==> flow/design.v <==
`timescale 1ns / 1ps
module PEv3(
    clk,
    rst, 
    in_en,
    data_horz,
    data_obli,
    data_vert,
    active,
    A,
    B,
    C,
    D,
    E,
    H,
    horz_out,
    obli_out,
    bypass_en,
    opsum
    );
    parameter iWIDTH = 16;
    parameter oWIDTH = 16;
    localparam M_WIDTH = oWIDTH;
    localparam A_WIDTH = oWIDTH;
    input clk, rst, active, in_en, A, B, C, D, E, H;
    input [iWIDTH-1:0] data_horz, data_obli;
    input [A_WIDTH-1:0] data_vert;
    output logic [A_WIDTH-1:0] opsum;
    output logic [iWIDTH-1:0] horz_out, obli_out;
    output logic bypass_en;
    logic [iWIDTH-1:0] data_a_reg;
    always@(posedge clk) begin
        if (rst == 0) begin
            data_a_reg <= 0;
        end
        else if (A_mux && in_en) begin
            data_a_reg <= data_horz;
        end
        else begin
            data_a_reg <= 0;
        end
    end
    logic [iWIDTH-1:0] data_b_reg;
    always@(posedge clk) begin
        if (rst == 0) begin
            data_b_reg <= 0;
        end
        else if (B_mux && in_en) begin
            data_b_reg <= (H_mux)? data_vert[iWIDTH-1:0]: data_obli;
        end 
        else begin
            data_b_reg <= 0;
        end
    end
    reg [M_WIDTH-1:0] m_reg;
    always@(posedge clk) begin
        if (rst == 0) begin
            m_reg <= 0;
        end
        else begin
            m_reg <= data_a_reg * data_b_reg;
        end
    end
    logic [A_WIDTH-1:0] a_wire;
    always@(m_reg or psum_mux) begin
        a_wire <= m_reg + psum_mux;
    end
    reg [A_WIDTH-1:0] psum_reg;
    always@(posedge clk) begin
        if (rst == 0) begin
            psum_reg <= 0;
        end
        else begin
            psum_reg <= a_wire;
        end
    end
    logic [A_WIDTH-1:0] psum_mux;
    always@(psum_reg or C_mux) begin
        if (C_mux == 1) begin
            psum_mux <= psum_reg;
        end
        else begin
            psum_mux <= 0;
        end
    end
    logic [A_WIDTH-1:0] opsum_mux;
    always@(a_wire or data_vert_mux or D_mux) begin
        if (D_mux == 1) begin
            opsum_mux <= a_wire;
        end
        else begin
            opsum_mux <= data_vert_mux;
        end
    end
    always@(posedge clk) begin
        if (rst == 0) begin
            opsum <= 0;
        end
        else begin
         opsum <= opsum_mux;
        end
    end
    logic [A_WIDTH-1:0] data_vert_mux;
    always@(data_vert or E_mux) begin
        if (E_mux == 1) begin
            data_vert_mux <= data_vert;
        end
        else begin
            data_vert_mux <= 0;
        end
    end
    wire A_mux;
    assign A_mux = (active)? A:0;
    wire B_mux;
    assign B_mux = (active)? B:0;
    wire C_mux;
    assign C_mux = (active)? C:0;
    wire D_mux;
    assign D_mux = (active)? D:0;
    wire E_mux;
    assign E_mux = E;
    wire H_mux;
    assign H_mux = (active)? H:0;
    assign horz_out = data_a_reg;
    assign obli_out = data_b_reg;
    always@(posedge clk) begin
        bypass_en <= in_en;
    end
endmodule
`timescale 1ns / 1ps
module ACv2(
    clk,
    rst,
    ipsum,
    bn_param_in_en,
    bn_param_in,
    config_bits,
    in_en,
    F,
    data_out,
    data_out_en,
    bn_param_out,
    bn_param_out_en
    );
    parameter IN_WIDTH = 32;  
    parameter ACC_WIDTH = 35;  
    parameter BN_SCALE_WIDTH = 16;
    parameter BN_SHIFT_WIDTH = 16;
    localparam BN_PARAM_WIDTH = BN_SCALE_WIDTH + BN_SHIFT_WIDTH;  
    input logic clk, rst, in_en, F, bn_param_in_en;
    input [2:0] config_bits;
    input logic [IN_WIDTH-1:0] ipsum;
    input [BN_PARAM_WIDTH-1:0] bn_param_in;
    output [ACC_WIDTH-1:0] data_out;
    output logic [BN_PARAM_WIDTH-1:0] bn_param_out;
    output logic bn_param_out_en, data_out_en;
    logic [IN_WIDTH-1:0] ipsum_reg;
    always@(posedge clk) begin
        if (~rst) begin
            ipsum_reg <= 0;
        end
        else if (in_en) begin
            ipsum_reg <= ipsum;
        end
        else begin
            ipsum_reg <= 0;
        end
    end
    logic [ACC_WIDTH-1:0] add_node;
    logic [ACC_WIDTH-1:0] psum_reg;
    always@(posedge clk) begin
        if (~rst) begin
            psum_reg <= 0;
        end
        else begin
            psum_reg <= add_node;
        end
    end
    logic in_en_dly;
    always@(posedge clk) begin
        in_en_dly <= in_en;
    end
    logic [ACC_WIDTH-1:0] psum_mux;
    assign psum_mux = (config_bits[2] & in_en_dly)? psum_reg:0;
    assign add_node = ipsum_reg + psum_mux;
    logic [BN_PARAM_WIDTH-1:0] bn_param_reg;
    always@(posedge clk) begin
        if (~rst) begin
            bn_param_reg <= 0;
        end
        else if (bn_param_in_en) begin
            bn_param_reg <= bn_param_in;
        end
    end
    logic [BN_SCALE_WIDTH-1:0] bn_scale;
    assign bn_scale = bn_param_reg[BN_PARAM_WIDTH-1:BN_PARAM_WIDTH-BN_SCALE_WIDTH];
    logic [BN_SHIFT_WIDTH-1:0] bn_shift;
    assign bn_shift = bn_param_reg[BN_SCALE_WIDTH-1:0];
    logic [BN_SCALE_WIDTH+ACC_WIDTH-1:0] bn_scale_node;
    assign bn_scale_node = add_node * bn_scale;
    logic [BN_SCALE_WIDTH+ACC_WIDTH:0] be_shift_node;
    assign be_shift_node = bn_scale_node + bn_shift;
    logic [BN_SCALE_WIDTH+ACC_WIDTH:0] bn_mux;
    assign bn_mux = (config_bits[0])? be_shift_node: add_node;
    logic [BN_SCALE_WIDTH+ACC_WIDTH:0] relu_node;
    assign relu_node = ($signed(bn_mux) > $signed(0))? bn_mux: 0;
    logic [BN_SCALE_WIDTH+ACC_WIDTH:0] relu_mux;
    assign relu_mux = (config_bits[1])? relu_node: bn_mux;
    assign data_out = relu_mux;
    assign data_out_en = F;
    always@(posedge clk) begin
        bn_param_out_en <= bn_param_in_en;
    end
    always@(posedge clk) begin
        bn_param_out <= bn_param_in;
    end
endmodule
`timescale 1ns / 1ps
module SystolicBank_v2(
	clk,
	rst,
	in_en,
	conv_mm,
	isac,
	isrelu,
	isbn,
	active_1,
	active_2,
	active_3,
	data_in_horz_1,
	data_in_horz_2,
	data_in_horz_3,
	data_in_obli_1,
	data_in_obli_2,
	data_in_obli_3,
	data_in_obli_4,
	data_in_obli_5,
	data_in_obli_6,
	bn_param_in,
	bn_param_in_en,
	A_1,
	A_2,
	A_3,
	A_4,
	B_1,
	B_2,
	B_3,
	B_4,
	C_1,
	C_2,
	C_3,
	C_4,
	D_1,
	D_2,
	D_3,
	D_4,
	E_1,
	E_2,
	E_3,
	E_4,
	F_1,
	F_2,
	F_3,
	F_4,
	G_1,
	G_2,
	G_3,
	G_4,
	H_1,
	H_2,
	H_3,
	H_4,
	dout_en_1,
	dout_en_2,
	dout_en_3,
	dout_en_4,
	dout_1,
	dout_2,
	dout_3,
	dout_4
);
	parameter nCols = 4;
	parameter nRows = 3;
	parameter iWidth = 8;
	parameter oWidth = 8;
	localparam MODE_CONV = 0; localparam MODE_MM = 1;
	input clk, rst, in_en, conv_mm, isac, isrelu, isbn;
	input active_1;
	input active_2;
	input active_3;
	input [7:0] data_in_horz_1;
	input [7:0] data_in_horz_2;
	input [7:0] data_in_horz_3;
	input [7:0] data_in_obli_1;
	input [7:0] data_in_obli_2;
	input [7:0] data_in_obli_3;
	input [7:0] data_in_obli_4;
	input [7:0] data_in_obli_5;
	input [7:0] data_in_obli_6;
	input [15:0] bn_param_in;
	input bn_param_in_en;
	input A_1;
	input A_2;
	input A_3;
	input A_4;
	input B_1;
	input B_2;
	input B_3;
	input B_4;
	input C_1;
	input C_2;
	input C_3;
	input C_4;
	input D_1;
	input D_2;
	input D_3;
	input D_4;
	input E_1;
	input E_2;
	input E_3;
	input E_4;
	input F_1;
	input F_2;
	input F_3;
	input F_4;
	input G_1;
	input G_2;
	input G_3;
	input G_4;
	input H_1;
	input H_2;
	input H_3;
	input H_4;
	output [7:0] dout_1;
	output [7:0] dout_2;
	output [7:0] dout_3;
	output [7:0] dout_4;
	output dout_en_1;
	output dout_en_2;
	output dout_en_3;
	output dout_en_4;
	logic bypass_en_1_0;
	logic bypass_en_1_1;
	logic bypass_en_1_2;
	logic bypass_en_1_3;
	logic bypass_en_1_4;
	logic bypass_en_2_0;
	logic bypass_en_2_1;
	logic bypass_en_2_2;
	logic bypass_en_2_3;
	logic bypass_en_2_4;
	logic bypass_en_3_0;
	logic bypass_en_3_1;
	logic bypass_en_3_2;
	logic bypass_en_3_3;
	logic bypass_en_3_4;
	logic [7:0] data_in_vert_1_1;
	logic [7:0] data_in_vert_1_2;
	logic [7:0] data_in_vert_1_3;
	logic [7:0] data_in_vert_1_4;
	logic [7:0] data_in_vert_2_1;
	logic [7:0] data_in_vert_2_2;
	logic [7:0] data_in_vert_2_3;
	logic [7:0] data_in_vert_2_4;
	logic [7:0] data_in_vert_3_1;
	logic [7:0] data_in_vert_3_2;
	logic [7:0] data_in_vert_3_3;
	logic [7:0] data_in_vert_3_4;
	logic [7:0] data_in_vert_4_1;
	logic [7:0] data_in_vert_4_2;
	logic [7:0] data_in_vert_4_3;
	logic [7:0] data_in_vert_4_4;
	logic [7:0] data_in_horz_1_0;
	logic [7:0] data_in_horz_1_1;
	logic [7:0] data_in_horz_1_2;
	logic [7:0] data_in_horz_1_3;
	logic [7:0] data_in_horz_1_4;
	logic [7:0] data_in_horz_2_0;
	logic [7:0] data_in_horz_2_1;
	logic [7:0] data_in_horz_2_2;
	logic [7:0] data_in_horz_2_3;
	logic [7:0] data_in_horz_2_4;
	logic [7:0] data_in_horz_3_0;
	logic [7:0] data_in_horz_3_1;
	logic [7:0] data_in_horz_3_2;
	logic [7:0] data_in_horz_3_3;
	logic [7:0] data_in_horz_3_4;
	logic [7:0] data_in_horz_4_0;
	logic [7:0] data_in_horz_4_1;
	logic [7:0] data_in_horz_4_2;
	logic [7:0] data_in_horz_4_3;
	logic [7:0] data_in_horz_4_4;
	logic [7:0] data_in_obli_1_0;
	logic [7:0] data_in_obli_1_1;
	logic [7:0] data_in_obli_1_2;
	logic [7:0] data_in_obli_1_3;
	logic [7:0] data_in_obli_1_4;
	logic [7:0] data_in_obli_2_0;
	logic [7:0] data_in_obli_2_1;
	logic [7:0] data_in_obli_2_2;
	logic [7:0] data_in_obli_2_3;
	logic [7:0] data_in_obli_2_4;
	logic [7:0] data_in_obli_3_0;
	logic [7:0] data_in_obli_3_1;
	logic [7:0] data_in_obli_3_2;
	logic [7:0] data_in_obli_3_3;
	logic [7:0] data_in_obli_3_4;
	logic [7:0] data_in_obli_4_0;
	logic [7:0] data_in_obli_4_1;
	logic [7:0] data_in_obli_4_2;
	logic [7:0] data_in_obli_4_3;
	logic [7:0] data_in_obli_4_4;
	logic [15:0] bn_param_out_1;
	logic [15:0] bn_param_out_2;
	logic [15:0] bn_param_out_3;
	logic [15:0] bn_param_out_4;
	logic bn_param_out_en_1;
	logic bn_param_out_en_2;
	logic bn_param_out_en_3;
	logic bn_param_out_en_4;
	assign data_in_vert_4_1 = (conv_mm == MODE_CONV)? 0: data_in_obli_3;
	assign data_in_vert_4_2 = (conv_mm == MODE_CONV)? 0: data_in_obli_4;
	assign data_in_vert_4_3 = (conv_mm == MODE_CONV)? 0: data_in_obli_5;
	assign data_in_vert_4_4 = (conv_mm == MODE_CONV)? 0: data_in_obli_6;
	assign bypass_en_1_0 = in_en;
	assign bypass_en_2_0 = in_en;
	assign bypass_en_3_0 = in_en;
	assign data_in_horz_1_0 = data_in_horz_1;
	assign data_in_horz_2_0 = data_in_horz_2;
	assign data_in_horz_3_0 = data_in_horz_3;
	assign data_in_obli_2_0 = (conv_mm == MODE_CONV)? data_in_obli_1: 0;
	assign data_in_obli_3_0 = (conv_mm == MODE_CONV)? data_in_obli_2: 0;
	assign data_in_obli_4_0 = (conv_mm == MODE_CONV)? data_in_obli_3: 0;
	assign data_in_obli_4_1 = (conv_mm == MODE_CONV)? data_in_obli_4: 0;
	assign data_in_obli_4_2 = (conv_mm == MODE_CONV)? data_in_obli_5: 0;
	assign data_in_obli_4_3 = (conv_mm == MODE_CONV)? data_in_obli_6: 0;
	PEv3 # (.iWIDTH(iWidth), .oWIDTH(oWidth)) p_1_1(.clk(clk), .rst(rst), .in_en(bypass_en_1_0), .data_vert(data_in_vert_2_1), .active(active_1), .data_horz(data_in_horz_1_0), .data_obli(data_in_obli_2_0), .A(A_1), .B(B_1), .C(C_1), .D(D_1), .E(E_1), .H(H_1), .horz_out(data_in_horz_1_1), .obli_out(data_in_obli_1_1), .bypass_en(bypass_en_1_1), .opsum(data_in_vert_1_1));
	PEv3 # (.iWIDTH(iWidth), .oWIDTH(oWidth)) p_1_2(.clk(clk), .rst(rst), .in_en(bypass_en_1_1), .data_vert(data_in_vert_2_2), .active(active_1), .data_horz(data_in_horz_1_1), .data_obli(data_in_obli_2_1), .A(A_2), .B(B_2), .C(C_2), .D(D_2), .E(E_2), .H(H_2), .horz_out(data_in_horz_1_2), .obli_out(data_in_obli_1_2), .bypass_en(bypass_en_1_2), .opsum(data_in_vert_1_2));
	PEv3 # (.iWIDTH(iWidth), .oWIDTH(oWidth)) p_1_3(.clk(clk), .rst(rst), .in_en(bypass_en_1_2), .data_vert(data_in_vert_2_3), .active(active_1), .data_horz(data_in_horz_1_2), .data_obli(data_in_obli_2_2), .A(A_3), .B(B_3), .C(C_3), .D(D_3), .E(E_3), .H(H_3), .horz_out(data_in_horz_1_3), .obli_out(data_in_obli_1_3), .bypass_en(bypass_en_1_3), .opsum(data_in_vert_1_3));
	PEv3 # (.iWIDTH(iWidth), .oWIDTH(oWidth)) p_1_4(.clk(clk), .rst(rst), .in_en(bypass_en_1_3), .data_vert(data_in_vert_2_4), .active(active_1), .data_horz(data_in_horz_1_3), .data_obli(data_in_obli_2_3), .A(A_4), .B(B_4), .C(C_4), .D(D_4), .E(E_4), .H(H_4), .horz_out(data_in_horz_1_4), .obli_out(data_in_obli_1_4), .bypass_en(bypass_en_1_4), .opsum(data_in_vert_1_4));
	PEv3 # (.iWIDTH(iWidth), .oWIDTH(oWidth)) p_2_1(.clk(clk), .rst(rst), .in_en(bypass_en_2_0), .data_vert(data_in_vert_3_1), .active(active_2), .data_horz(data_in_horz_2_0), .data_obli(data_in_obli_3_0), .A(A_1), .B(B_1), .C(C_1), .D(D_1), .E(E_1), .H(H_1), .horz_out(data_in_horz_2_1), .obli_out(data_in_obli_2_1), .bypass_en(bypass_en_2_1), .opsum(data_in_vert_2_1));
	PEv3 # (.iWIDTH(iWidth), .oWIDTH(oWidth)) p_2_2(.clk(clk), .rst(rst), .in_en(bypass_en_2_1), .data_vert(data_in_vert_3_2), .active(active_2), .data_horz(data_in_horz_2_1), .data_obli(data_in_obli_3_1), .A(A_2), .B(B_2), .C(C_2), .D(D_2), .E(E_2), .H(H_2), .horz_out(data_in_horz_2_2), .obli_out(data_in_obli_2_2), .bypass_en(bypass_en_2_2), .opsum(data_in_vert_2_2));
	PEv3 # (.iWIDTH(iWidth), .oWIDTH(oWidth)) p_2_3(.clk(clk), .rst(rst), .in_en(bypass_en_2_2), .data_vert(data_in_vert_3_3), .active(active_2), .data_horz(data_in_horz_2_2), .data_obli(data_in_obli_3_2), .A(A_3), .B(B_3), .C(C_3), .D(D_3), .E(E_3), .H(H_3), .horz_out(data_in_horz_2_3), .obli_out(data_in_obli_2_3), .bypass_en(bypass_en_2_3), .opsum(data_in_vert_2_3));
	PEv3 # (.iWIDTH(iWidth), .oWIDTH(oWidth)) p_2_4(.clk(clk), .rst(rst), .in_en(bypass_en_2_3), .data_vert(data_in_vert_3_4), .active(active_2), .data_horz(data_in_horz_2_3), .data_obli(data_in_obli_3_3), .A(A_4), .B(B_4), .C(C_4), .D(D_4), .E(E_4), .H(H_4), .horz_out(data_in_horz_2_4), .obli_out(data_in_obli_2_4), .bypass_en(bypass_en_2_4), .opsum(data_in_vert_2_4));
	PEv3 # (.iWIDTH(iWidth), .oWIDTH(oWidth)) p_3_1(.clk(clk), .rst(rst), .in_en(bypass_en_3_0), .data_vert(data_in_vert_4_1), .active(active_3), .data_horz(data_in_horz_3_0), .data_obli(data_in_obli_4_0), .A(A_1), .B(B_1), .C(C_1), .D(D_1), .E(E_1), .H(H_1), .horz_out(data_in_horz_3_1), .obli_out(data_in_obli_3_1), .bypass_en(bypass_en_3_1), .opsum(data_in_vert_3_1));
	PEv3 # (.iWIDTH(iWidth), .oWIDTH(oWidth)) p_3_2(.clk(clk), .rst(rst), .in_en(bypass_en_3_1), .data_vert(data_in_vert_4_2), .active(active_3), .data_horz(data_in_horz_3_1), .data_obli(data_in_obli_4_1), .A(A_2), .B(B_2), .C(C_2), .D(D_2), .E(E_2), .H(H_2), .horz_out(data_in_horz_3_2), .obli_out(data_in_obli_3_2), .bypass_en(bypass_en_3_2), .opsum(data_in_vert_3_2));
	PEv3 # (.iWIDTH(iWidth), .oWIDTH(oWidth)) p_3_3(.clk(clk), .rst(rst), .in_en(bypass_en_3_2), .data_vert(data_in_vert_4_3), .active(active_3), .data_horz(data_in_horz_3_2), .data_obli(data_in_obli_4_2), .A(A_3), .B(B_3), .C(C_3), .D(D_3), .E(E_3), .H(H_3), .horz_out(data_in_horz_3_3), .obli_out(data_in_obli_3_3), .bypass_en(bypass_en_3_3), .opsum(data_in_vert_3_3));
	PEv3 # (.iWIDTH(iWidth), .oWIDTH(oWidth)) p_3_4(.clk(clk), .rst(rst), .in_en(bypass_en_3_3), .data_vert(data_in_vert_4_4), .active(active_3), .data_horz(data_in_horz_3_3), .data_obli(data_in_obli_4_3), .A(A_4), .B(B_4), .C(C_4), .D(D_4), .E(E_4), .H(H_4), .horz_out(data_in_horz_3_4), .obli_out(data_in_obli_3_4), .bypass_en(bypass_en_3_4), .opsum(data_in_vert_3_4));
	ACv2 # (.IN_WIDTH(oWidth), .ACC_WIDTH(oWidth), .BN_SCALE_WIDTH(oWidth), .BN_SHIFT_WIDTH(oWidth)) ac_1(.clk(clk), .rst(rst), .config_bits({isac, isrelu, isbn}), .in_en(G_1), .ipsum(data_in_vert_1_1), .F(F_1), .bn_param_in_en(bn_param_in_en), .bn_param_in(bn_param_in), .bn_param_out(bn_param_out_1), .bn_param_out_en(bn_param_out_en_1), .data_out_en(dout_en_1), .data_out(dout_1));
	ACv2 # (.IN_WIDTH(oWidth), .ACC_WIDTH(oWidth), .BN_SCALE_WIDTH(oWidth), .BN_SHIFT_WIDTH(oWidth)) ac_2(.clk(clk), .rst(rst), .config_bits({isac, isrelu, isbn}), .in_en(G_2), .ipsum(data_in_vert_1_2), .F(F_2), .bn_param_in_en(bn_param_out_en_1), .bn_param_in(bn_param_out_1), .bn_param_out(bn_param_out_2), .bn_param_out_en(bn_param_out_en_2), .data_out_en(dout_en_2), .data_out(dout_2));
	ACv2 # (.IN_WIDTH(oWidth), .ACC_WIDTH(oWidth), .BN_SCALE_WIDTH(oWidth), .BN_SHIFT_WIDTH(oWidth)) ac_3(.clk(clk), .rst(rst), .config_bits({isac, isrelu, isbn}), .in_en(G_3), .ipsum(data_in_vert_1_3), .F(F_3), .bn_param_in_en(bn_param_out_en_2), .bn_param_in(bn_param_out_2), .bn_param_out(bn_param_out_3), .bn_param_out_en(bn_param_out_en_3), .data_out_en(dout_en_3), .data_out(dout_3));
	ACv2 # (.IN_WIDTH(oWidth), .ACC_WIDTH(oWidth), .BN_SCALE_WIDTH(oWidth), .BN_SHIFT_WIDTH(oWidth)) ac_4(.clk(clk), .rst(rst), .config_bits({isac, isrelu, isbn}), .in_en(G_4), .ipsum(data_in_vert_1_4), .F(F_4), .bn_param_in_en(bn_param_out_en_3), .bn_param_in(bn_param_out_3), .bn_param_out(bn_param_out_4), .bn_param_out_en(bn_param_out_en_4), .data_out_en(dout_en_4), .data_out(dout_4));
endmodule
`timescale 1ns / 1ps
module DFSMv2(
    clk,
    rst,
    start,
    config_bits,
    in_en,
    start_out,
    in_en_bypass,
    A, B, C, D, E, F, G, H
    );
    parameter MAX_nPERIOD = 8;
    parameter MAX_nLMAC = 3*512*8;
    parameter MAX_nSHFT = 192;
    localparam CONF_REG_LEN = $clog2(MAX_nPERIOD) + $clog2(MAX_nLMAC) + $clog2(MAX_nSHFT);
    localparam MAC_CNT_WIDTH = (MAX_nLMAC > MAX_nSHFT)? MAX_nLMAC:MAX_nSHFT;
    input clk, rst, start, in_en;
    input [CONF_REG_LEN:0] config_bits;
    output logic start_out, in_en_bypass, A, B, C, D, E, F, G, H;
    localparam S0 = 0; localparam S1 = 1; localparam S2 = 2; localparam S0p = 3;
    localparam mdCONV = 0; localparam mdMM = 1;
    logic mode;
    assign mode = config_bits[CONF_REG_LEN];
    logic [$clog2(MAX_nPERIOD)-1:0] config_nPeriod;
    assign config_nPeriod = config_bits[CONF_REG_LEN-1:CONF_REG_LEN-$clog2(MAX_nPERIOD)];
    logic [$clog2(MAX_nLMAC)-1:0] config_nLMAC;
    assign config_nLMAC = config_bits[CONF_REG_LEN-$clog2(MAX_nPERIOD)-1:CONF_REG_LEN-$clog2(MAX_nPERIOD)-$clog2(MAX_nLMAC)];
    logic [$clog2(MAX_nSHFT)-1:0] config_nSHFT;
    assign config_nSHFT = config_bits[CONF_REG_LEN-$clog2(MAX_nPERIOD)-$clog2(MAX_nLMAC)-1:0];
    reg [1:0] state;
    always@(posedge clk) begin
        if (rst == 0) begin
            state <= S0;
        end
        else begin
            case (state)
                S0: begin
                        if (start) begin
                            state <= S0p;
                        end
                    end
                S0p: begin
                        if (in_en) begin
                            state <= S1;
                        end
                     end
                S1: begin
                        if (!(mac_count < config_nLMAC-1)) begin
                            state <= S2;
                        end 
                        else begin
                            if (~in_en) begin
                                state <= S0p;
                            end
                        end
                    end
                S2: begin
                        if (!(mac_count < config_nSHFT-1)) begin
                            if (period_count < config_nPeriod-1) begin
                                state <= (in_en)? S1:S0p;
                            end
                            else begin
                                state <= S0;
                            end
                        end
                    end
            endcase
        end
    end
    reg [$clog2(MAC_CNT_WIDTH)-1:0] mac_count;
    always@(posedge clk) begin
        if (~rst) begin
            mac_count <= 0;
        end
        else begin
            if (state == S1) begin
                if (mac_count < config_nLMAC-1) begin
                    mac_count <= mac_count + 1;
                end
                else begin
                    mac_count <= 0;
                end
            end
            else if (state == S2) begin
                if (mac_count < config_nSHFT-1) begin
                    mac_count <= mac_count + 1;
                end
                else begin
                    mac_count <= 0;
                end
            end
            else if (state == S0p) begin
                mac_count <= mac_count;
            end
            else begin
                mac_count <= 0;
            end
        end
    end
    reg [$clog2(MAX_nPERIOD)-1:0] period_count;
    always@(posedge clk) begin
        if (rst == 0) begin
            period_count <= 0;
        end
        else if (state == S0) begin
            period_count <= 0;
        end
        else if (state == S2 && (!(mac_count == MAX_nSHFT-1))) begin
            if (period_count < config_nPeriod-1) begin
                period_count <= period_count + 1;
            end
            else begin
                period_count <= 0;
            end
        end
    end
    always@(state) begin
        if (state == S1) begin
            A = 1;
        end
        else begin
            A = 0;
        end
    end
    always@(state) begin
        if (state == S1 || state == S0p) begin
            B = 1;
        end
        else begin
            B = 0;
        end
    end
    always@(posedge clk) begin
        if (state == S1 || state == S0p) begin
            C <= 1;
        end
        else begin
            C <= 0;
        end
    end
    always@(posedge clk) begin
        if (state == S1) begin
            D <= 1;
        end
        else begin
            D <= 0;
        end
    end
    always@(posedge clk) begin
        if (state == S2) begin
            E <= 1;
        end
        else begin
            E <= 0;
        end
    end
    reg [MAX_nSHFT-1:0] F_dly;
    always@(posedge clk) begin
        if (rst == 0) begin
            F_dly <= 0;
        end
        else if (state == S2 && mac_count == 0) begin
            F_dly <= {F_dly[MAX_nSHFT-2:0], 1'b1};
        end
        else begin
            F_dly <= {F_dly[MAX_nSHFT-2:0], 1'b0};
        end
    end
    always@(posedge clk) begin
        if (rst == 0) begin
            F <= 0;
        end
        else begin
            F <= F_dly[config_nSHFT-1];
        end
    end
    always@(posedge clk) begin
        G <= (state == S2)? 1:0;
    end
    always@(posedge clk) begin
        H <= (mode == mdMM && state == S1)? 1: 0;
    end
    always@(posedge clk) begin
        in_en_bypass <= in_en;
    end
    always@(posedge clk) begin
        start_out <= start;
    end
endmodule
`timescale 1ns / 1ps
module DFSMv3(
    clk,
    rst,
    start,
    config_bits,
    all_data_rdy,
    in_en,
    start_out,
    in_en_bypass,
    data_preread,
    A, B, C, D, E, F, G, H
    );
    parameter MAX_nPERIOD = 8;
    parameter MAX_nLMAC = 3*512*8;
    parameter MAX_nSHFT = 192;
    localparam CONF_REG_LEN = $clog2(MAX_nPERIOD) + $clog2(MAX_nLMAC) + $clog2(MAX_nSHFT);
    localparam MAC_CNT_WIDTH = (MAX_nLMAC > MAX_nSHFT)? MAX_nLMAC:MAX_nSHFT;
    input clk, rst, start, all_data_rdy, in_en;
    input [CONF_REG_LEN:0] config_bits;
    output logic start_out, in_en_bypass, data_preread, A, B, C, D, E, F, G, H;
    localparam S0 = 0; localparam S1 = 1; localparam S2 = 2; localparam S0p = 3;
    localparam mdCONV = 0; localparam mdMM = 1;
    logic mode;
    assign mode = config_bits[CONF_REG_LEN];
    logic [$clog2(MAX_nPERIOD)-1:0] config_nPeriod;
    assign config_nPeriod = config_bits[CONF_REG_LEN-1:CONF_REG_LEN-$clog2(MAX_nPERIOD)];
    logic [$clog2(MAX_nLMAC)-1:0] config_nLMAC;
    assign config_nLMAC = config_bits[CONF_REG_LEN-$clog2(MAX_nPERIOD)-1:CONF_REG_LEN-$clog2(MAX_nPERIOD)-$clog2(MAX_nLMAC)];
    logic [$clog2(MAX_nSHFT)-1:0] config_nSHFT;
    assign config_nSHFT = config_bits[CONF_REG_LEN-$clog2(MAX_nPERIOD)-$clog2(MAX_nLMAC)-1:0];
    reg [1:0] state;
    always@(posedge clk) begin
        if (rst == 0) begin
            state <= S0;
        end
        else begin
            case (state)
                S0: begin
                        if (start) begin
                            state <= S0p;
                        end
                    end
                S0p: begin
                        if (all_data_rdy) begin
                            state <= S1;
                        end
                     end
                S1: begin
                        if (!(mac_count < config_nLMAC-1)) begin
                            state <= S2;
                        end 
                        else begin
                            if (~all_data_rdy) begin
                                state <= S0p;
                            end
                        end
                    end
                S2: begin
                        if (!(mac_count < config_nSHFT-1)) begin
                            if (period_count < config_nPeriod-1) begin
                                state <= (all_data_rdy)? S1:S0p;
                            end
                            else begin
                                state <= S0;
                            end
                        end
                    end
            endcase
        end
    end
    reg [$clog2(MAC_CNT_WIDTH)-1:0] mac_count;
    always@(posedge clk) begin
        if (~rst) begin
            mac_count <= 0;
        end
        else begin
            if (state == S1) begin
                if (mac_count < config_nLMAC-1) begin
                    mac_count <= mac_count + 1;
                end
                else begin
                    mac_count <= 0;
                end
            end
            else if (state == S2) begin
                if (mac_count < config_nSHFT-1) begin
                    mac_count <= mac_count + 1;
                end
                else begin
                    mac_count <= 0;
                end
            end
            else if (state == S0p) begin
                mac_count <= mac_count;
            end
            else begin
                mac_count <= 0;
            end
        end
    end
    reg [$clog2(MAX_nPERIOD)-1:0] period_count;
    always@(posedge clk) begin
        if (rst == 0) begin
            period_count <= 0;
        end
        else if (state == S0) begin
            period_count <= 0;
        end
        else if (state == S2 && (!(mac_count == MAX_nSHFT-1))) begin
            if (period_count < config_nPeriod-1) begin
                period_count <= period_count + 1;
            end
            else begin
                period_count <= 0;
            end
        end
    end
    logic A_dly;
    always@(posedge clk) begin
        if (state == S1) begin
            A_dly <= 1;
        end
        else begin
            A_dly <= 0;
        end
    end
    always@(posedge clk) begin
        A <= A_dly;
    end
    logic B_dly;
    always@(posedge clk) begin
        if (state == S1 || state == S0p) begin
            B_dly <= 1;
        end
        else begin
            B_dly <= 0;
        end
    end
    always@(posedge clk) begin
        B <= B_dly;
    end
    logic [1:0] C_dly;
    always@(posedge clk) begin
        if (state == S1 || state == S0p) begin
            C_dly <= {C_dly[0], 1'b1};
        end
        else begin
            C_dly <= {C_dly[0], 1'b0};
        end
    end
    always@(posedge clk) begin
        C <= C_dly[1];
    end
    logic [2:0] D_dly;
    always@(posedge clk) begin
        if (state == S1) begin
            D_dly <= {D_dly[1:0], 1'b1};
        end
        else begin
            D_dly <= {D_dly[1:0], 1'b0};
        end
    end
    always@(posedge clk) begin
        D <= D_dly[2];
    end
    logic [1:0] E_dly;
    always@(posedge clk) begin
        E_dly <= (state == S2)? {E_dly[0], 1'b1} : {E_dly[0], 1'b0}; 
    end
    always@(posedge clk) begin
        E <= E_dly[1];
    end
    reg [MAX_nSHFT+1:0] F_dly;
    always@(posedge clk) begin
        if (rst == 0) begin
            F_dly <= 0;
        end
        else if (state == S2 && mac_count == 0) begin
            F_dly <= {F_dly[MAX_nSHFT:0], 1'b1};
        end
        else begin
            F_dly <= {F_dly[MAX_nSHFT:0], 1'b0};
        end
    end
    always@(posedge clk) begin
        if (rst == 0) begin
            F <= 0;
        end
        else begin
            F <= F_dly[config_nSHFT+1];
        end
    end
    logic [1:0] G_dly;
    always@(posedge clk) begin
        G_dly <= (state == S2)? {G_dly[0], 1'b1}:{G_dly[0], 1'b0};
    end
    always@(posedge clk) begin
        G <= G_dly[1];
    end
    logic [1:0] H_dly;
    always@(posedge clk) begin
        H_dly <= (mode == mdMM && state == S1)? {H_dly[0], 1'b1}: {H_dly[0], 1'b0};
    end
    always@(posedge clk) begin
        H <= H_dly[1];
    end
    always@(posedge clk) begin
        in_en_bypass <= in_en;
    end
    always@(posedge clk) begin
        start_out <= start;
    end
    assign data_preread = (state == S1)? 1: 0;
endmodule
module SystolicCore(
	input clk,
	input rst,
	input start,
	input mode_conv_mm,
	input isac,
	input isrelu,
	input isbn,
	input [22:0] dfsm_config,
	input all_data_rdy,
	input pe_config_1_1,
	input pe_config_1_2,
	input pe_config_1_3,
	input pe_config_2_1,
	input pe_config_2_2,
	input pe_config_2_3,
	input [7:0] data_horz_1_1,
	input [7:0] data_horz_1_2,
	input [7:0] data_horz_1_3,
	input [7:0] data_horz_2_1,
	input [7:0] data_horz_2_2,
	input [7:0] data_horz_2_3,
	input [7:0] data_obli_1,
	input [7:0] data_obli_2,
	input [7:0] data_obli_3,
	input [7:0] data_obli_4,
	input [7:0] data_obli_5,
	input [7:0] data_obli_6,
	input [15:0] data_bn_1,
	input [15:0] data_bn_2,
	input data_bn_en,
	output data_preread,
	output [7:0] dout_1_1,
	output [7:0] dout_1_2,
	output [7:0] dout_1_3,
	output [7:0] dout_1_4,
	output [7:0] dout_2_1,
	output [7:0] dout_2_2,
	output [7:0] dout_2_3,
	output [7:0] dout_2_4,
	output dout_en_1_1,
	output dout_en_1_2,
	output dout_en_1_3,
	output dout_en_1_4,
	output dout_en_2_1,
	output dout_en_2_2,
	output dout_en_2_3,
	output dout_en_2_4
);
	parameter nCols = 4;
	parameter nRows = 3;
	parameter iWidth = 8;
	parameter oWidth = 8;
	parameter DFSM_MAX_nPERIOD = 512;
	parameter DFSM_MAX_nLMAC = 3072;
	parameter DFSM_MAX_nSHFT = 3;
	logic A_1, A_2, A_3, A_4;
	logic B_1, B_2, B_3, B_4;
	logic C_1, C_2, C_3, C_4;
	logic D_1, D_2, D_3, D_4;
	logic E_1, E_2, E_3, E_4;
	logic F_1, F_2, F_3, F_4;
	logic G_1, G_2, G_3, G_4;
	logic H_1, H_2, H_3, H_4;
	logic dfsm_data_en_1, dfsm_data_en_2, dfsm_data_en_3, dfsm_data_en_4;
	logic start_bypass_1, start_bypass_2, start_bypass_3, start_bypass_4;
	logic array_data_en;
	always@(posedge clk) begin
		if (~rst) begin
			array_data_en <= 0;
		end
		else begin
			array_data_en <= data_preread;
		end
	end
	SystolicBank_v2 # (.iWidth(iWidth), .oWidth(oWidth), .nRows(nRows), .nCols(nCols)) bank_1(.clk(clk), .rst(rst), .in_en(array_data_en), .conv_mm(mode_conv_mm), .isac(isac), .isrelu(isrelu), .isbn(isbn), .bn_param_in_en(data_bn_en), .bn_param_in(data_bn_1), .active_1(pe_config_1_1), .active_2(pe_config_1_2), .active_3(pe_config_1_3), .data_in_horz_1(data_horz_1_1), .data_in_horz_2(data_horz_1_2), .data_in_horz_3(data_horz_1_3), .data_in_obli_1(data_obli_1), .data_in_obli_2(data_obli_2), .data_in_obli_3(data_obli_3), .data_in_obli_4(data_obli_4), .data_in_obli_5(data_obli_5), .data_in_obli_6(data_obli_6), .A_1(A_1), .A_2(A_2), .A_3(A_3), .A_4(A_4), .B_1(B_1), .B_2(B_2), .B_3(B_3), .B_4(B_4), .C_1(C_1), .C_2(C_2), .C_3(C_3), .C_4(C_4), .D_1(D_1), .D_2(D_2), .D_3(D_3), .D_4(D_4), .E_1(E_1), .E_2(E_2), .E_3(E_3), .E_4(E_4), .F_1(F_1), .F_2(F_2), .F_3(F_3), .F_4(F_4), .G_1(G_1), .G_2(G_2), .G_3(G_3), .G_4(G_4), .H_1(H_1), .H_2(H_2), .H_3(H_3), .H_4(H_4), .dout_en_1(dout_en_1_1), .dout_en_2(dout_en_1_2), .dout_en_3(dout_en_1_3), .dout_en_4(dout_en_1_4), .dout_1(dout_1_1), .dout_2(dout_1_2), .dout_3(dout_1_3), .dout_4(dout_1_4));
	SystolicBank_v2 # (.iWidth(iWidth), .oWidth(oWidth), .nRows(nRows), .nCols(nCols)) bank_2(.clk(clk), .rst(rst), .in_en(array_data_en), .conv_mm(mode_conv_mm), .isac(isac), .isrelu(isrelu), .isbn(isbn), .bn_param_in_en(data_bn_en), .bn_param_in(data_bn_2), .active_1(pe_config_2_1), .active_2(pe_config_2_2), .active_3(pe_config_2_3), .data_in_horz_1(data_horz_2_1), .data_in_horz_2(data_horz_2_2), .data_in_horz_3(data_horz_2_3), .data_in_obli_1(data_obli_1), .data_in_obli_2(data_obli_2), .data_in_obli_3(data_obli_3), .data_in_obli_4(data_obli_4), .data_in_obli_5(data_obli_5), .data_in_obli_6(data_obli_6), .A_1(A_1), .A_2(A_2), .A_3(A_3), .A_4(A_4), .B_1(B_1), .B_2(B_2), .B_3(B_3), .B_4(B_4), .C_1(C_1), .C_2(C_2), .C_3(C_3), .C_4(C_4), .D_1(D_1), .D_2(D_2), .D_3(D_3), .D_4(D_4), .E_1(E_1), .E_2(E_2), .E_3(E_3), .E_4(E_4), .F_1(F_1), .F_2(F_2), .F_3(F_3), .F_4(F_4), .G_1(G_1), .G_2(G_2), .G_3(G_3), .G_4(G_4), .H_1(H_1), .H_2(H_2), .H_3(H_3), .H_4(H_4), .dout_en_1(dout_en_2_1), .dout_en_2(dout_en_2_2), .dout_en_3(dout_en_2_3), .dout_en_4(dout_en_2_4), .dout_1(dout_2_1), .dout_2(dout_2_2), .dout_3(dout_2_3), .dout_4(dout_2_4));
	DFSMv3 # (.MAX_nPERIOD(DFSM_MAX_nPERIOD), .MAX_nLMAC(DFSM_MAX_nLMAC), .MAX_nSHFT(DFSM_MAX_nSHFT)) fsm_1(.clk(clk), .rst(rst), .config_bits({mode_conv_mm, dfsm_config}), .all_data_rdy(all_data_rdy), .in_en(array_data_en), .start(start), .data_preread(data_preread), .in_en_bypass(dfsm_data_en_1), .start_out(start_bypass_1), .A(A_1), .B(B_1), .C(C_1), .D(D_1), .E(E_1), .F(F_1), .G(G_1), .H(H_1));
	DFSMv2 # (.MAX_nPERIOD(DFSM_MAX_nPERIOD), .MAX_nLMAC(DFSM_MAX_nLMAC), .MAX_nSHFT(DFSM_MAX_nSHFT)) fsm_2(.clk(clk), .rst(rst), .config_bits({mode_conv_mm, dfsm_config}), .in_en(dfsm_data_en_1), .start(start_bypass_1), .in_en_bypass(dfsm_data_en_2), .start_out(start_bypass_2), .A(A_2), .B(B_2), .C(C_2), .D(D_2), .E(E_2), .F(F_2), .G(G_2), .H(H_2));
	DFSMv2 # (.MAX_nPERIOD(DFSM_MAX_nPERIOD), .MAX_nLMAC(DFSM_MAX_nLMAC), .MAX_nSHFT(DFSM_MAX_nSHFT)) fsm_3(.clk(clk), .rst(rst), .config_bits({mode_conv_mm, dfsm_config}), .in_en(dfsm_data_en_2), .start(start_bypass_2), .in_en_bypass(dfsm_data_en_3), .start_out(start_bypass_3), .A(A_3), .B(B_3), .C(C_3), .D(D_3), .E(E_3), .F(F_3), .G(G_3), .H(H_3));
	DFSMv2 # (.MAX_nPERIOD(DFSM_MAX_nPERIOD), .MAX_nLMAC(DFSM_MAX_nLMAC), .MAX_nSHFT(DFSM_MAX_nSHFT)) fsm_4(.clk(clk), .rst(rst), .config_bits({mode_conv_mm, dfsm_config}), .in_en(dfsm_data_en_3), .start(start_bypass_3), .in_en_bypass(dfsm_data_en_4), .start_out(start_bypass_4), .A(A_4), .B(B_4), .C(C_4), .D(D_4), .E(E_4), .F(F_4), .G(G_4), .H(H_4));
endmodule
Step by step through the tools: SystolicCore
What the tools print for SystolicCore, step after step.
Lines are those of the file above, counted from 1.
Operators: Yosys type, input widths -> output width; for muxes data width and select width s.
{"block": "inputs", "design": "SystolicCore", "clk_port": "clk", "library": "sky130hd", "pvt_corner": "tt_025C_1v80"}

Elaborated design
Yosys after proc, flatten, opt, wreduce and memory -nomap, before mapping. Memory bits, and registers merged into a memory's read port (data or address), are not among the register bits. Print and check cells are not counted.
{"block": "word_totals", "input_bits": 166, "output_inout_bits": 73, "ff_bits": 1471}
{"block": "classes", "mul": 32, "muxes": 337, "logic": 5, "n_eq": 36, "reduce_logical": 140, "cmp": 20, "n_shift": 4, "addsub": 52}
{"block": "op_table", "op": "$mul 8x8->8", "n": 24}
{"block": "op_table", "op": "$mul 8x8->16", "n": 8}
{"block": "op_table", "op": "$mux 8", "n": 126}
{"block": "op_table", "op": "$lt 12x32->1", "n": 8}
{"block": "op_table", "op": "$add 8x8->8", "n": 32}
{"block": "op_table", "op": "$mux 12", "n": 20}
{"block": "op_table", "op": "$mux 1", "n": 147}
{"block": "op_table", "op": "$add 16x8->17", "n": 8}
{"block": "op_table", "op": "$gt 17x1->1 const B", "n": 8}
{"block": "op_table", "op": "$mux 17", "n": 8}
{"block": "op_table", "op": "$lt 9x32->1", "n": 4}
{"block": "op_table", "op": "$reduce_and 2->1", "n": 52}
{"block": "op_table", "op": "$logic_and 1x1->1", "n": 60}
{"block": "op_table", "op": "$mux 2", "n": 28}
{"block": "op_table", "op": "$add 12x1->12 const B", "n": 4}
{"block": "op_table", "op": "$eq 12x2->1 const B", "n": 4}
{"block": "op_table", "op": "$logic_not 12->1", "n": 4}
{"block": "op_table", "op": "$add 9x1->9 const B", "n": 4}
{"block": "op_table", "op": "$mux 9", "n": 4}
{"block": "op_table", "op": "$pmux 2 s4", "n": 4}
{"block": "op_table", "op": "$ne 2x2->1 const B", "n": 12}
{"block": "op_table", "op": "$reduce_and 5->1", "n": 4}
{"block": "op_table", "op": "$eq 2x2->1 const B", "n": 8}
{"block": "op_table", "op": "$reduce_bool 4->1", "n": 4}
{"block": "op_table", "op": "$sub 12x1->13 const B", "n": 1}
{"block": "op_table", "op": "$ne 3x1->1 const B", "n": 4}
{"block": "op_table", "op": "$ne 3x3->1 const B", "n": 4}
{"block": "op_table", "op": "$sub 9x1->10 const B", "n": 1}
Other operator kinds: 11; their cells: 31.

Logic depth
Depth = most cells in a row (Yosys ltp): at word level without a register or memory, in the mapped netlist without a sequential cell, where the memories' decode and read muxes count.
{"block": "logic_depth", "ltp_word": 9, "abc_area": 0, "depth_mapped": 28, "depth_no_buf": 26}

Mapped cells and area
Source: synth_stat.txt of the flow (Yosys; design flattened, memories mapped). It holds for the ABC_AREA given above (unset counts as 0); a run with the other value may have another netlist.
Totals and module areas in this step are rounded.
{"block": "synth_totals", "cell_count": 10668, "buf_cells": 324, "ffs": 1469, "mapped_area_mm2": 0.0969}
{"block": "by_type", "type": "sky130_fd_sc_hd__dfxtp_1", "n": 1469, "type_area_um2": 2.94E+04}
{"block": "by_type", "type": "sky130_fd_sc_hd__fa_1", "n": 672, "type_area_um2": 1.35E+04}
{"block": "by_type", "type": "sky130_fd_sc_hd__ha_1", "n": 1067, "type_area_um2": 1.34E+04}
{"block": "by_type", "type": "sky130_fd_sc_hd__and2_1", "n": 1337, "type_area_um2": 8.36E+03}
{"block": "by_type", "type": "sky130_fd_sc_hd__inv_1", "n": 1209, "type_area_um2": 4.54E+03}
{"block": "by_type", "type": "sky130_fd_sc_hd__xnor2_1", "n": 475, "type_area_um2": 4160.24}
{"block": "by_type", "type": "sky130_fd_sc_hd__nand2_1", "n": 964, "type_area_um2": 3618.47}
{"block": "by_type", "type": "sky130_fd_sc_hd__nor2_1", "n": 769, "type_area_um2": 2.89E+03}
{"block": "by_type", "type": "sky130_fd_sc_hd__a21oi_1", "n": 470, "type_area_um2": 2.35E+03}
{"block": "by_type", "type": "sky130_fd_sc_hd__xor2_1", "n": 244, "type_area_um2": 2137.05}
{"block": "by_type", "type": "sky130_fd_sc_hd__and3_1", "n": 296, "type_area_um2": 1.85E+03}
{"block": "by_type", "type": "sky130_fd_sc_hd__mux2i_1", "n": 176, "type_area_um2": 1761.69}
{"block": "by_type", "type": "sky130_fd_sc_hd__nand3_1", "n": 321, "type_area_um2": 1.61E+03}
{"block": "by_type", "type": "sky130_fd_sc_hd__a21o_1", "n": 165, "type_area_um2": 1.24E+03}
{"block": "by_type", "type": "sky130_fd_sc_hd__clkbuf_1", "n": 277, "type_area_um2": 1.04E+03}
{"block": "by_type", "type": "sky130_fd_sc_hd__o21bai_1", "n": 60, "type_area_um2": 450.432}
{"block": "by_type", "type": "sky130_fd_sc_hd__o21ai_0", "n": 88, "type_area_um2": 440.422}
{"block": "by_type", "type": "sky130_fd_sc_hd__nor2b_1", "n": 63, "type_area_um2": 394.128}
Not listed: further types 64, cells in them 546.
The figures by module come from a second, unflattened synthesis with its own total; it is not the netlist above.
{"block": "unflattened", "hier_cells": 11098, "area_unflattened_mm2": 0.102}
Each row is one instance without its submodules.
{"block": "modules", "module": "PEv3", "area_mm2": 0.00243, "instances": 24, "n_cells": 270}
{"block": "modules", "module": "ACv2", "area_mm2": 0.004, "instances": 8, "n_cells": 409}
{"block": "modules", "module": "DFSMv2", "area_mm2": 0.00249, "instances": 3, "n_cells": 288}
{"block": "modules", "module": "DFSMv3", "area_mm2": 0.00276, "instances": 1, "n_cells": 304}
{"block": "modules", "module": "SystolicBank_v2", "area_mm2": 0.000543, "instances": 2, "n_cells": 88}
{"block": "modules", "module": "SystolicCore", "area_mm2": 0.0000263, "instances": 1, "n_cells": 2}

Path before layout
OpenSTA on the mapped netlist: ideal clock, no wires. The path of least setup slack (recovery checks aside). Input and output delay are each 20% of the period. Register names are those of the netlist, which keeps one name where synthesis merged equal registers.
{"block": "synth_timing", "path_kind": "input port to output port", "from": "input isac", "to": "output dout_1_3[0]", "period_ns": 12.0, "t_first_pin_ns": 2.400, "path_buffers": 4, "path_slack_ns": 0.920, "arrival_ns": 8.680, "required_ns": 9.600, "stages": 27, "in_delay_ns": 2.400, "path_delay_ns": 6.280, "period_less_setup_slack_ns": 11.08}
"path_delay_ns" is the arrival time less input delay plus setup time.
At an output port there is no setup time.
"stages" counts driving pins, that of a launching flip-flop among them; a cell with two outputs on the path counts twice.
"period_less_setup_slack_ns" = period - worst setup slack (recovery checks aside). The figure is calculated, with input and output delays left at 20% of the set period.
Between the ends stands the longest chain of elaborated cells between them, by number of cells; it is not shown to be the way that was timed. Of several equally long chains one is given.
A line is the first line of the expression or statement that the cell stems from. Yosys adds cells for indexed reads and writes and turns some case tables into memories.
{"block": "synth_between", "path_cell_list": "sky130_fd_sc_hd__clkbuf_1 > sky130_fd_sc_hd__clkbuf_1 > sky130_fd_sc_hd__clkbuf_1 > sky130_fd_sc_hd__and3_1 > sky130_fd_sc_hd__ha_1 > sky130_fd_sc_hd__fa_1 > sky130_fd_sc_hd__a211oi_1 > sky130_fd_sc_hd__o21bai_1 > sky130_fd_sc_hd__a21oi_1 > sky130_fd_sc_hd__xnor2_1 > sky130_fd_sc_hd__clkbuf_1 > sky130_fd_sc_hd__and2_1 > sky130_fd_sc_hd__fa_1 > sky130_fd_sc_hd__fa_1 > sky130_fd_sc_hd__inv_1 > sky130_fd_sc_hd__fa_1 > sky130_fd_sc_hd__fa_1 > sky130_fd_sc_hd__inv_1 > sky130_fd_sc_hd__ha_1 > sky130_fd_sc_hd__o21ai_0 > sky130_fd_sc_hd__o21ai_0 > sky130_fd_sc_hd__a21oi_1 > sky130_fd_sc_hd__mux2_2 > sky130_fd_sc_hd__nor4_1 > sky130_fd_sc_hd__a41o_1 > sky130_fd_sc_hd__a31o_2 > sky130_fd_sc_hd__nor2_1", "elab_chain_cells": 9, "cone_cells": 9, "cone_lines": 7, "classes_between": "add/sub: 2; mul: 1; compare: 1; mux: 4; logic: 1"}
{"block": "synth_rtl", "item": "start: declaration", "line_no": 863, "text": "input isac,"}
{"block": "synth_rtl", "item": "$and 1x1->1", "line_no": 184, "text": "assign psum_mux = (config_bits[2] & in_en_dly)? psum_reg:0;"}
{"block": "synth_rtl", "item": "$mux 8", "line_no": 184}
{"block": "synth_rtl", "item": "$add 8x8->8", "line_no": 185, "text": "assign add_node = ipsum_reg + psum_mux;"}
{"block": "synth_rtl", "item": "$mul 8x8->16", "line_no": 200, "text": "assign bn_scale_node = add_node * bn_scale;"}
{"block": "synth_rtl", "item": "$add 16x8->17", "line_no": 202, "text": "assign be_shift_node = bn_scale_node + bn_shift;"}
{"block": "synth_rtl", "item": "$mux 17", "line_no": 204, "text": "assign bn_mux = (config_bits[0])? be_shift_node: add_node;"}
{"block": "synth_rtl", "item": "$gt 17x1->1", "line_no": 206, "text": "assign relu_node = ($signed(bn_mux) > $signed(0))? bn_mux: 0;"}
{"block": "synth_rtl", "item": "$mux 8", "line_no": 206}
{"block": "synth_rtl", "item": "$mux 8", "line_no": 208, "text": "assign relu_mux = (config_bits[1])? relu_node: bn_mux;"}
{"block": "synth_rtl", "item": "end: declaration", "line_no": 892, "text": "output [7:0] dout_1_3,"}

Worst path after layout
Path of least setup slack in the final report of job 1 (OpenROAD, finished layout, wires in). Where an end is a register, its clock arrival counts in the times.
{"block": "layout_timing", "path_kind": "input port to output port", "from": "input isac", "to": "output dout_2_3[3]", "in_delay_ns": 1.40, "period_ns": 6.99, "t_first_pin_ns": 1.40, "arrival_ns": 7.57, "path_buffers": 4, "stages": 28, "required_ns": 5.59, "path_slack_ns": -1.98}
Between the ends stands the longest chain of elaborated cells between them, by number of cells; it is not shown to be the way that was timed. Of several equally long chains one is given.
{"block": "layout_between", "path_cell_list": "sky130_fd_sc_hd__buf_16 > sky130_fd_sc_hd__and3_4 > sky130_fd_sc_hd__ha_4 > sky130_fd_sc_hd__inv_2 > sky130_fd_sc_hd__fa_2 > sky130_fd_sc_hd__nor2b_2 > sky130_fd_sc_hd__o31a_1 > sky130_fd_sc_hd__mux2i_2 > sky130_fd_sc_hd__nand2_2 > sky130_fd_sc_hd__and2_4 > sky130_fd_sc_hd__fa_1 > sky130_fd_sc_hd__fa_1 > sky130_fd_sc_hd__fa_1 > sky130_fd_sc_hd__inv_1 > sky130_fd_sc_hd__fa_1 > sky130_fd_sc_hd__inv_2 > sky130_fd_sc_hd__ha_4 > sky130_fd_sc_hd__and3_4 > sky130_fd_sc_hd__a211o_4 > sky130_fd_sc_hd__o41ai_4 > sky130_fd_sc_hd__buf_4 > sky130_fd_sc_hd__xor2_1 > sky130_fd_sc_hd__nand2_1 > sky130_fd_sc_hd__o41ai_2 > sky130_fd_sc_hd__a21o_2 > sky130_fd_sc_hd__buf_4 > sky130_fd_sc_hd__nor2_4 > sky130_fd_sc_hd__buf_6", "elab_chain_cells": 9, "cone_cells": 9, "cone_lines": 7, "classes_between": "add/sub: 2; mul: 1; compare: 1; mux: 4; logic: 1"}
{"block": "layout_rtl", "item": "start: declaration", "line_no": 863, "text": "input isac,"}
{"block": "layout_rtl", "item": "$and 1x1->1", "line_no": 184, "text": "assign psum_mux = (config_bits[2] & in_en_dly)? psum_reg:0;"}
{"block": "layout_rtl", "item": "$mux 8", "line_no": 184}
{"block": "layout_rtl", "item": "$add 8x8->8", "line_no": 185, "text": "assign add_node = ipsum_reg + psum_mux;"}
{"block": "layout_rtl", "item": "$mul 8x8->16", "line_no": 200, "text": "assign bn_scale_node = add_node * bn_scale;"}
{"block": "layout_rtl", "item": "$add 16x8->17", "line_no": 202, "text": "assign be_shift_node = bn_scale_node + bn_shift;"}
{"block": "layout_rtl", "item": "$mux 17", "line_no": 204, "text": "assign bn_mux = (config_bits[0])? be_shift_node: add_node;"}
{"block": "layout_rtl", "item": "$gt 17x1->1", "line_no": 206, "text": "assign relu_node = ($signed(bn_mux) > $signed(0))? bn_mux: 0;"}
{"block": "layout_rtl", "item": "$mux 8", "line_no": 206}
{"block": "layout_rtl", "item": "$mux 8", "line_no": 208, "text": "assign relu_mux = (config_bits[1])? relu_node: bn_mux;"}
{"block": "layout_rtl", "item": "end: declaration", "line_no": 896, "text": "output [7:0] dout_2_3,"}

Ticket comment

SystolicCore through Yosys and OpenROAD on sky130hd: 3 stored runs, unordered, with their settings and measured results. The constraints put input and output delay at 20% of the set period each and load the outputs with 0.01 pF.
"achieved_clock_period_ns" = clock period - worst setup slack. The figure is calculated, with input and output delays left at 20% of the set period.
"worst_path_ns": the worst setup path's part of the clock period (all of it between registers, 20% less for each end at a port) less its slack. A launch clock that arrives late makes it longer, a capture clock that arrives late makes it shorter.
"power_mw" is the tool's figure for a default switching activity; nothing was simulated.
The results are shown rounded.

{"run": "job 1", "settings": { "CELL_PAD_IN_SITES_GLOBAL_PLACEMENT": 2, "CORE_UTILIZATION": 56, "CTS_CLUSTER_SIZE": 18, "TNS_END_PERCENT": 85, "period_ns": 6.99, "CAP_MARGIN": 20, "CORE_MARGIN": 2, "SLEW_MARGIN": 20 }, "results": { "worstSetupSlack_ns": -1.98, "die_area_mm2": 0.176, "post_route_stdcell_area_mm2": 0.113, "worst_path_ns": 6.18, "critical_path_type": "input port to output port", "total_negative_slack_ns": -107, "ys_area_mm2": 0.0969, "util_frac": 0.656, "power_mw": 18.5, "achieved_clock_period_ns": 8.971 }}
{"run": "job 2", "settings": { "CAP_MARGIN": 30, "CORE_UTILIZATION": 26, "GPL_ROUTABILITY_DRIVEN": 0, "HOLD_SLACK_MARGIN": 0.29, "SETUP_SLACK_MARGIN": 2.07, "period_ns": 12.9, "CORE_MARGIN": 2, "SLEW_MARGIN": 20 }, "results": { "worstSetupSlack_ns": 1.71, "die_area_mm2": 0.378, "post_route_stdcell_area_mm2": 0.114, "worst_path_ns": 6.03, "critical_path_type": "input port to output port", "total_negative_slack_ns": 0.000, "ys_area_mm2": 0.0969, "util_frac": 0.307, "power_mw": 10.1, "achieved_clock_period_ns": 11.191 }}
{"run": "job 3", "settings": { "CAP_MARGIN": 0, "CELL_PAD_IN_SITES_DETAIL_PLACEMENT": 1, "CELL_PAD_IN_SITES_GLOBAL_PLACEMENT": 1, "CORE_MARGIN": 4, "CORE_UTILIZATION": 15, "CTS_CLUSTER_DIAMETER": 66, "CTS_CLUSTER_SIZE": 10, "GPL_TIMING_DRIVEN": 1, "PLACE_DENSITY_LB_ADDON": 0.12, "SETUP_SLACK_MARGIN": 0.9, "SLEW_MARGIN": 10, "period_ns": 7.7 }, "results": { "worstSetupSlack_ns": -1.56, "die_area_mm2": 0.659, "post_route_stdcell_area_mm2": 0.124, "worst_path_ns": 6.18, "critical_path_type": "input port to output port", "total_negative_slack_ns": -90.5, "ys_area_mm2": 0.0969, "util_frac": 0.192, "power_mw": 19.7, "achieved_clock_period_ns": 9.256 }}
